==> flow/design.v <==
module CORDIC_tanInv_sqrt(
    output [15:0] X0,   
    output [15:0] Y0,   
    output [15:0] Z0,   
    input  [15:0] Xin,
    input  [15:0] Yin,
    input  [15:0] Zin,   
    input  clk
);
    wire signed [15:0] x_reg [15:0];
    wire signed [15:0] y_reg [15:0];
    wire signed [15:0] z_reg [15:0];
    wire [15:0] x_reg_sh [15:0];
    wire [15:0] y_reg_sh [15:0];
    wire [15:0] sum_x [15:0];
    wire [15:0] sum_y [15:0];
    wire [15:0] sum_z [15:0];
    wire [15:0] y_co;
    wire [15:0] alpha[15:0];
    assign alpha[0]  = 16'h1921;
    assign alpha[1]  = 16'h0ed6;
    assign alpha[2]  = 16'h07d6;
    assign alpha[3]  = 16'h03fa;
    assign alpha[4]  = 16'h01ff;
    assign alpha[5]  = 16'h00ff;
    assign alpha[6]  = 16'h007f;
    assign alpha[7]  = 16'h003f;
    assign alpha[8]  = 16'h001f;
    assign alpha[9]  = 16'h000f;
    assign alpha[10] = 16'h0007;
    assign alpha[11] = 16'h0003;
    assign alpha[12] = 16'h0001;
    assign alpha[13] = 16'h0001;
    assign alpha[14] = 16'h0001;
    assign alpha[15] = 16'h0000;
    Register rx0(x_reg[0], Xin, clk);
    Register ry0(y_reg[0], Yin, clk);
    Register rz0(z_reg[0], Zin, clk);
    assign x_reg_sh[0] = x_reg[0] >>> 0;
    assign y_reg_sh[0] = y_reg[0] >>> 0;
    not n0(y_co[0], y_reg[0][15]);   
    adder_sub ax0(sum_x[0], , x_reg[0], y_reg_sh[0], y_reg[0][15]);
    adder_sub ay0(sum_y[0], , y_reg[0], x_reg_sh[0], y_co[0]);
    adder_sub az0(sum_z[0], , z_reg[0], alpha[0], y_reg[0][15]);
    genvar i;
    generate
        for (i=1; i<16; i=i+1) begin : vectoring_stages
            Register rx(x_reg[i], sum_x[i-1], clk);
            Register ry(y_reg[i], sum_y[i-1], clk);
            Register rz(z_reg[i], sum_z[i-1], clk);
            assign x_reg_sh[i] = x_reg[i] >>> i;
            assign y_reg_sh[i] = y_reg[i] >>> i;
            not yn(y_co[i], y_reg[i][15]);
            adder_sub ax(sum_x[i], , x_reg[i], y_reg_sh[i], y_reg[i][15]);
            adder_sub ay(sum_y[i], , y_reg[i], x_reg_sh[i], y_co[i]);
            adder_sub az(sum_z[i], , z_reg[i], alpha[i], y_reg[i][15]);
        end
    endgenerate
    Register rx16(X0, sum_x[15], clk);
    Register ry16(Y0, sum_y[15], clk);
    Register rz16(Z0, sum_z[15], clk);
endmodule
module adder_sub(
    output signed [15:0] sum,
    output               carry,     
    input  signed [15:0] in1,
    input  signed [15:0] in2,
    input                cin        
);
    assign carry = 0;   
    assign sum = cin ? (in1 - in2) : (in1 + in2);
endmodule
module Register(
    output reg [15:0] q,
    input      [15:0] d,
    input             clk
);
    always @(posedge clk) begin
        q <= d;
    end
endmodule
From RTL to reports: CORDIC_tanInv_sqrt
Tool output for the design above, in the order of the flow.
Lines are those of the file above, counted from 1.
Operators: Yosys type, input widths -> output width; for muxes data width and select width s.
Cell names lack the library's common part.
{"block": "inputs", "design": "CORDIC_tanInv_sqrt", "clock_port": "clk", "library": "sky130hd", "pvt_corner": "tt_025C_1v80"}

After elaboration
Counts by Yosys on the flattened word-level netlist (proc, flatten, opt, wreduce). Print and check cells are left out. Cells with the same type and inputs are merged into one.
{"block": "word_totals", "elab_cells": 191, "input_bits": 49, "reg_bits": 816, "out_inout_bits": 48}
{"block": "classes", "muxes": 47, "addsub": 93}
{"block": "ops", "cell": "$mux 16", "n": 47}
{"block": "ops", "cell": "$add 16x2->16 const B", "n": 3}
{"block": "ops", "cell": "$sub 16x2->16 const B", "n": 3}
{"block": "ops", "cell": "$add 16x1->16", "n": 2}
{"block": "ops", "cell": "$sub 16x1->16", "n": 2}
{"block": "ops", "cell": "$add 16x10->16", "n": 2}
{"block": "ops", "cell": "$sub 16x10->16", "n": 2}
{"block": "ops", "cell": "$add 16x11->16", "n": 2}
{"block": "ops", "cell": "$sub 16x11->16", "n": 2}
{"block": "ops", "cell": "$add 16x12->16", "n": 2}
{"block": "ops", "cell": "$sub 16x12->16", "n": 2}
{"block": "ops", "cell": "$add 16x13->16", "n": 2}
{"block": "ops", "cell": "$sub 16x13->16", "n": 2}
{"block": "ops", "cell": "$add 16x14->16", "n": 2}
{"block": "ops", "cell": "$sub 16x14->16", "n": 2}
{"block": "ops", "cell": "$add 16x15->16", "n": 2}
{"block": "ops", "cell": "$sub 16x15->16", "n": 2}
{"block": "ops", "cell": "$sub 16x16->16", "n": 2}
{"block": "ops", "cell": "$add 16x2->16", "n": 2}
{"block": "ops", "cell": "$sub 16x2->16", "n": 2}
{"block": "ops", "cell": "$add 16x3->16", "n": 2}
{"block": "ops", "cell": "$sub 16x3->16", "n": 2}
{"block": "ops", "cell": "$add 16x4->16", "n": 2}
{"block": "ops", "cell": "$sub 16x4->16", "n": 2}
{"block": "ops", "cell": "$add 16x5->16", "n": 2}
{"block": "ops", "cell": "$sub 16x5->16", "n": 2}
{"block": "ops", "cell": "$add 16x6->16", "n": 2}
{"block": "ops", "cell": "$sub 16x6->16", "n": 2}
Other operator kinds: 31; their cells: 37.

Depth
Depth = most cells in a row (Yosys ltp): at word level without a register or memory, in the mapped netlist without a sequential cell, where the memories' decode and read muxes count.
{"block": "logic_depth", "ltp_word": 2, "abc_area": 0, "depth_mapped": 16, "depth_no_buf": 16}

Mapped cells and area
Source: synth_stat.txt of the flow (Yosys; design flattened, memories mapped). It holds for the ABC_AREA given above (unset counts as 0); a run with the other value may have another netlist.
{"block": "mapped", "buffers": 66, "mapped_area_um2": 52223.8, "flip_flops": 815, "stdcells": 5796}
{"block": "types", "type": "dfxtp_1", "n": 815}
{"block": "types", "type": "ha_1", "n": 775}
{"block": "types", "type": "xnor2_1", "n": 527}
{"block": "types", "type": "a21oi_1", "n": 589}
{"block": "types", "type": "xor2_1", "n": 246}
{"block": "types", "type": "a21o_1", "n": 226}
{"block": "types", "type": "nor2_1", "n": 437}
{"block": "types", "type": "o21ai_0", "n": 301}
{"block": "types", "type": "inv_1", "n": 330}
{"block": "types", "type": "nand2_1", "n": 271}
{"block": "types", "type": "fa_1", "n": 48}
{"block": "types", "type": "o21a_1", "n": 121}
{"block": "types", "type": "nand2b_1", "n": 102}
{"block": "types", "type": "nor3_1", "n": 108}
{"block": "types", "type": "nor2b_1", "n": 75}
{"block": "types", "type": "o21bai_1", "n": 59}
{"block": "types", "type": "nand3_1", "n": 78}
{"block": "types", "type": "a31oi_1", "n": 57}
Not listed: further types 62, cells in them 631.
The figures by module come from a second, unflattened synthesis with its own total; it is not the netlist above.
{"block": "hier_totals", "hier_cells": 7458, "hier_area_um2": 64449.3}
Rows give one instance, submodules left out.
{"block": "by_module", "mod": "adder_sub", "area_um2": 1001.0, "instances": 48, "n_cells": 138}
{"block": "by_module", "mod": "Register", "area_um2": 320.3, "instances": 51, "n_cells": 16}
{"block": "by_module", "mod": "CORDIC_tanInv_sqrt", "area_um2": 67.6, "instances": 1, "n_cells": 18}

Worst setup path after synthesis
Source: OpenSTA report_checks on the synthesized netlist (no wires, ideal clock, input and output delay 20% of the period each), path of least setup slack; recovery checks are left aside. Register names are those of the netlist, which keeps one name where synthesis merged equal registers.
{"block": "synth_path", "path_kind": "register -> register", "from": "register vectoring_stages[14].ry.q[15]", "to": "register vectoring_stages[15].ry.q[12]", "path_stages": 12, "delay_ns": 3.587, "launch_ns": 0.000, "setup_ns": 0.072, "clock_period_ns": 7.0, "setup_slack_ns": 3.413, "path_buffers": 0, "arrival_ns": 3.515, "synth_period_reached_ns": 3.587}
"delay_ns" is the arrival time less input delay plus setup time.
"path_stages": output pins that drive a net of the path, with the launching flip-flop's if there is one; two outputs of one cell count as two.
"synth_period_reached_ns" is the clock period less the worst setup slack; recovery checks do not enter. This is arithmetic on one report: input and output delays are still those of the set period (20% each).
The rows between start and end are the longest chain of elaborated cells between them; the timing report does not say that the signal goes this way. Where chains are equally long, one stands for them.
Each line given opens the expression or statement behind the cell; cells for indexed reads and writes are added by Yosys, which also makes memories of some case tables.
{"block": "synth_between", "path_cell_list": "dfxtp_1 inv_1 o21ai_0 ha_1 a21o_1 a21oi_1 o21bai_1 o311ai_0 a21boi_0 o21a_1 nor2_1 xnor2_1", "elab_chain_cells": 1}
{"block": "synth_rtl", "item": "start: declaration", "line": 74, "rtl": "output reg [15:0] q,"}
{"block": "synth_rtl", "item": "start: assignment", "line": 79, "rtl": "q <= d;"}
{"block": "synth_rtl", "item": "$mux 16", "line": 71, "rtl": "assign sum = cin ? (in1 - in2) : (in1 + in2);"}
{"block": "synth_rtl", "item": "end: assignment", "line": 79}
{"block": "synth_rtl", "item": "end: declaration", "line": 74}

Path in the finished layout
From the final timing report of flow run A: the path of least setup slack in the routed layout; clock arrival at registers is part of the times.
{"block": "layout_path", "path_kind": "register -> register", "from": "register vectoring_stages[9].ry.q[15]", "to": "register vectoring_stages[10].rz.q[15]", "launch_ns": 0.66, "arrival_ns": 4.25, "setup_ns": 0.06, "path_buffers": 0, "path_stages": 11, "setup_slack_ns": 3.36, "clock_period_ns": 7.0}
The rows between start and end are the longest chain of elaborated cells between them; the timing report does not say that the signal goes this way. Where chains are equally long, one stands for them.
{"block": "layout_between", "path_cell_list": "dfxtp_1 clkinv_1 ha_1 a211oi_1 o21bai_1 a31oi_1 o21ai_0 o21a_1 or4_1 a31oi_1 xnor2_1", "elab_chain_cells": 1}
{"block": "layout_rtl", "item": "start: declaration", "line": 74, "rtl": "output reg [15:0] q,"}
{"block": "layout_rtl", "item": "start: assignment", "line": 79, "rtl": "q <= d;"}
{"block": "layout_rtl", "item": "$mux 16", "line": 71, "rtl": "assign sum = cin ? (in1 - in2) : (in1 + in2);"}
{"block": "layout_rtl", "item": "end: assignment", "line": 79}
{"block": "layout_rtl", "item": "end: declaration", "line": 74}

Data sheet: physical implementation of CORDIC_tanInv_sqrt

Module CORDIC_tanInv_sqrt, platform sky130hd: 4 stored runs of the flow (Yosys, OpenROAD) with differing settings, in no particular order. Input and output delays are each 20% of the period that was set; the output load is 0.01 pF.
"clock_period_reached_ns": clock period set for the run, less the worst setup slack. It is reckoned from that one timing run; input and output delays stay at 20% of the period that was set.

{"run": "flow run A", "settings": { "CELL_PAD_IN_SITES_GLOBAL_PLACEMENT": 1, "CORE_UTILIZATION": 45, "HOLD_SLACK_MARGIN": 0.26, "period_ns": 7.0, "CAP_MARGIN": 20, "CORE_MARGIN": 2, "SLEW_MARGIN": 20 }, "results": { "yosys.chip_area_um2": 52223.8, "total_die_area_um2": 118794.0, "clock_period_reached_ns": 3.639, "layout_stdcell_area_um2": 58228.3, "setup_worst_slack_ns": 3.361, "final_util_pct": 50.8, "fin_hold_ws_ns": 0.326, "final_setup_tns_ns": 0.000 }}
{"run": "flow run B", "settings": { "ABC_AREA": 1, "CAP_MARGIN": 15, "CELL_PAD_IN_SITES_DETAIL_PLACEMENT": 1, "CELL_PAD_IN_SITES_GLOBAL_PLACEMENT": 3, "CORE_ASPECT_RATIO": 1.7, "CORE_MARGIN": 8, "CORE_UTILIZATION": 45, "CTS_CLUSTER_DIAMETER": 299, "CTS_CLUSTER_SIZE": 100, "GPL_ROUTABILITY_DRIVEN": 1, "MAX_ROUTING_LAYER": "met5", "PLACE_DENSITY_LB_ADDON": 0.24, "SLEW_MARGIN": 35, "TNS_END_PERCENT": 35, "period_ns": 3.04 }, "outcome": "did not finish, placement stopped with FLW-0024"}
{"run": "flow run C", "settings": { "CORE_UTILIZATION": 45, "period_ns": 3.71, "CAP_MARGIN": 20, "CORE_MARGIN": 2, "SLEW_MARGIN": 20 }, "results": { "final_util_pct": 51.1, "total_die_area_um2": 118794.0, "setup_worst_slack_ns": 0.312, "final_setup_tns_ns": 0.000, "layout_stdcell_area_um2": 58541.1, "clock_period_reached_ns": 3.398, "yosys.chip_area_um2": 52223.8, "fin_hold_ws_ns": 0.320 }}
{"run": "flow run D", "settings": { "CAP_MARGIN": 15, "CELL_PAD_IN_SITES_GLOBAL_PLACEMENT": 3, "CORE_ASPECT_RATIO": 1.65, "CORE_UTILIZATION": 45, "CTS_CLUSTER_DIAMETER": 361, "GPL_ROUTABILITY_DRIVEN": 1, "MAX_ROUTING_LAYER": "met4", "PLACE_DENSITY_LB_ADDON": 0.06, "SLEW_MARGIN": 15, "period_ns": 3.14, "CORE_MARGIN": 2 }, "results": { "clock_period_reached_ns": 3.066, "final_util_pct": 55.0, "final_setup_tns_ns": 0.000, "layout_stdcell_area_um2": 63294.5, "fin_hold_ws_ns": 0.324, "total_die_area_um2": 118878.0, "setup_worst_slack_ns": 0.074, "yosys.chip_area_um2": 52223.8 }}
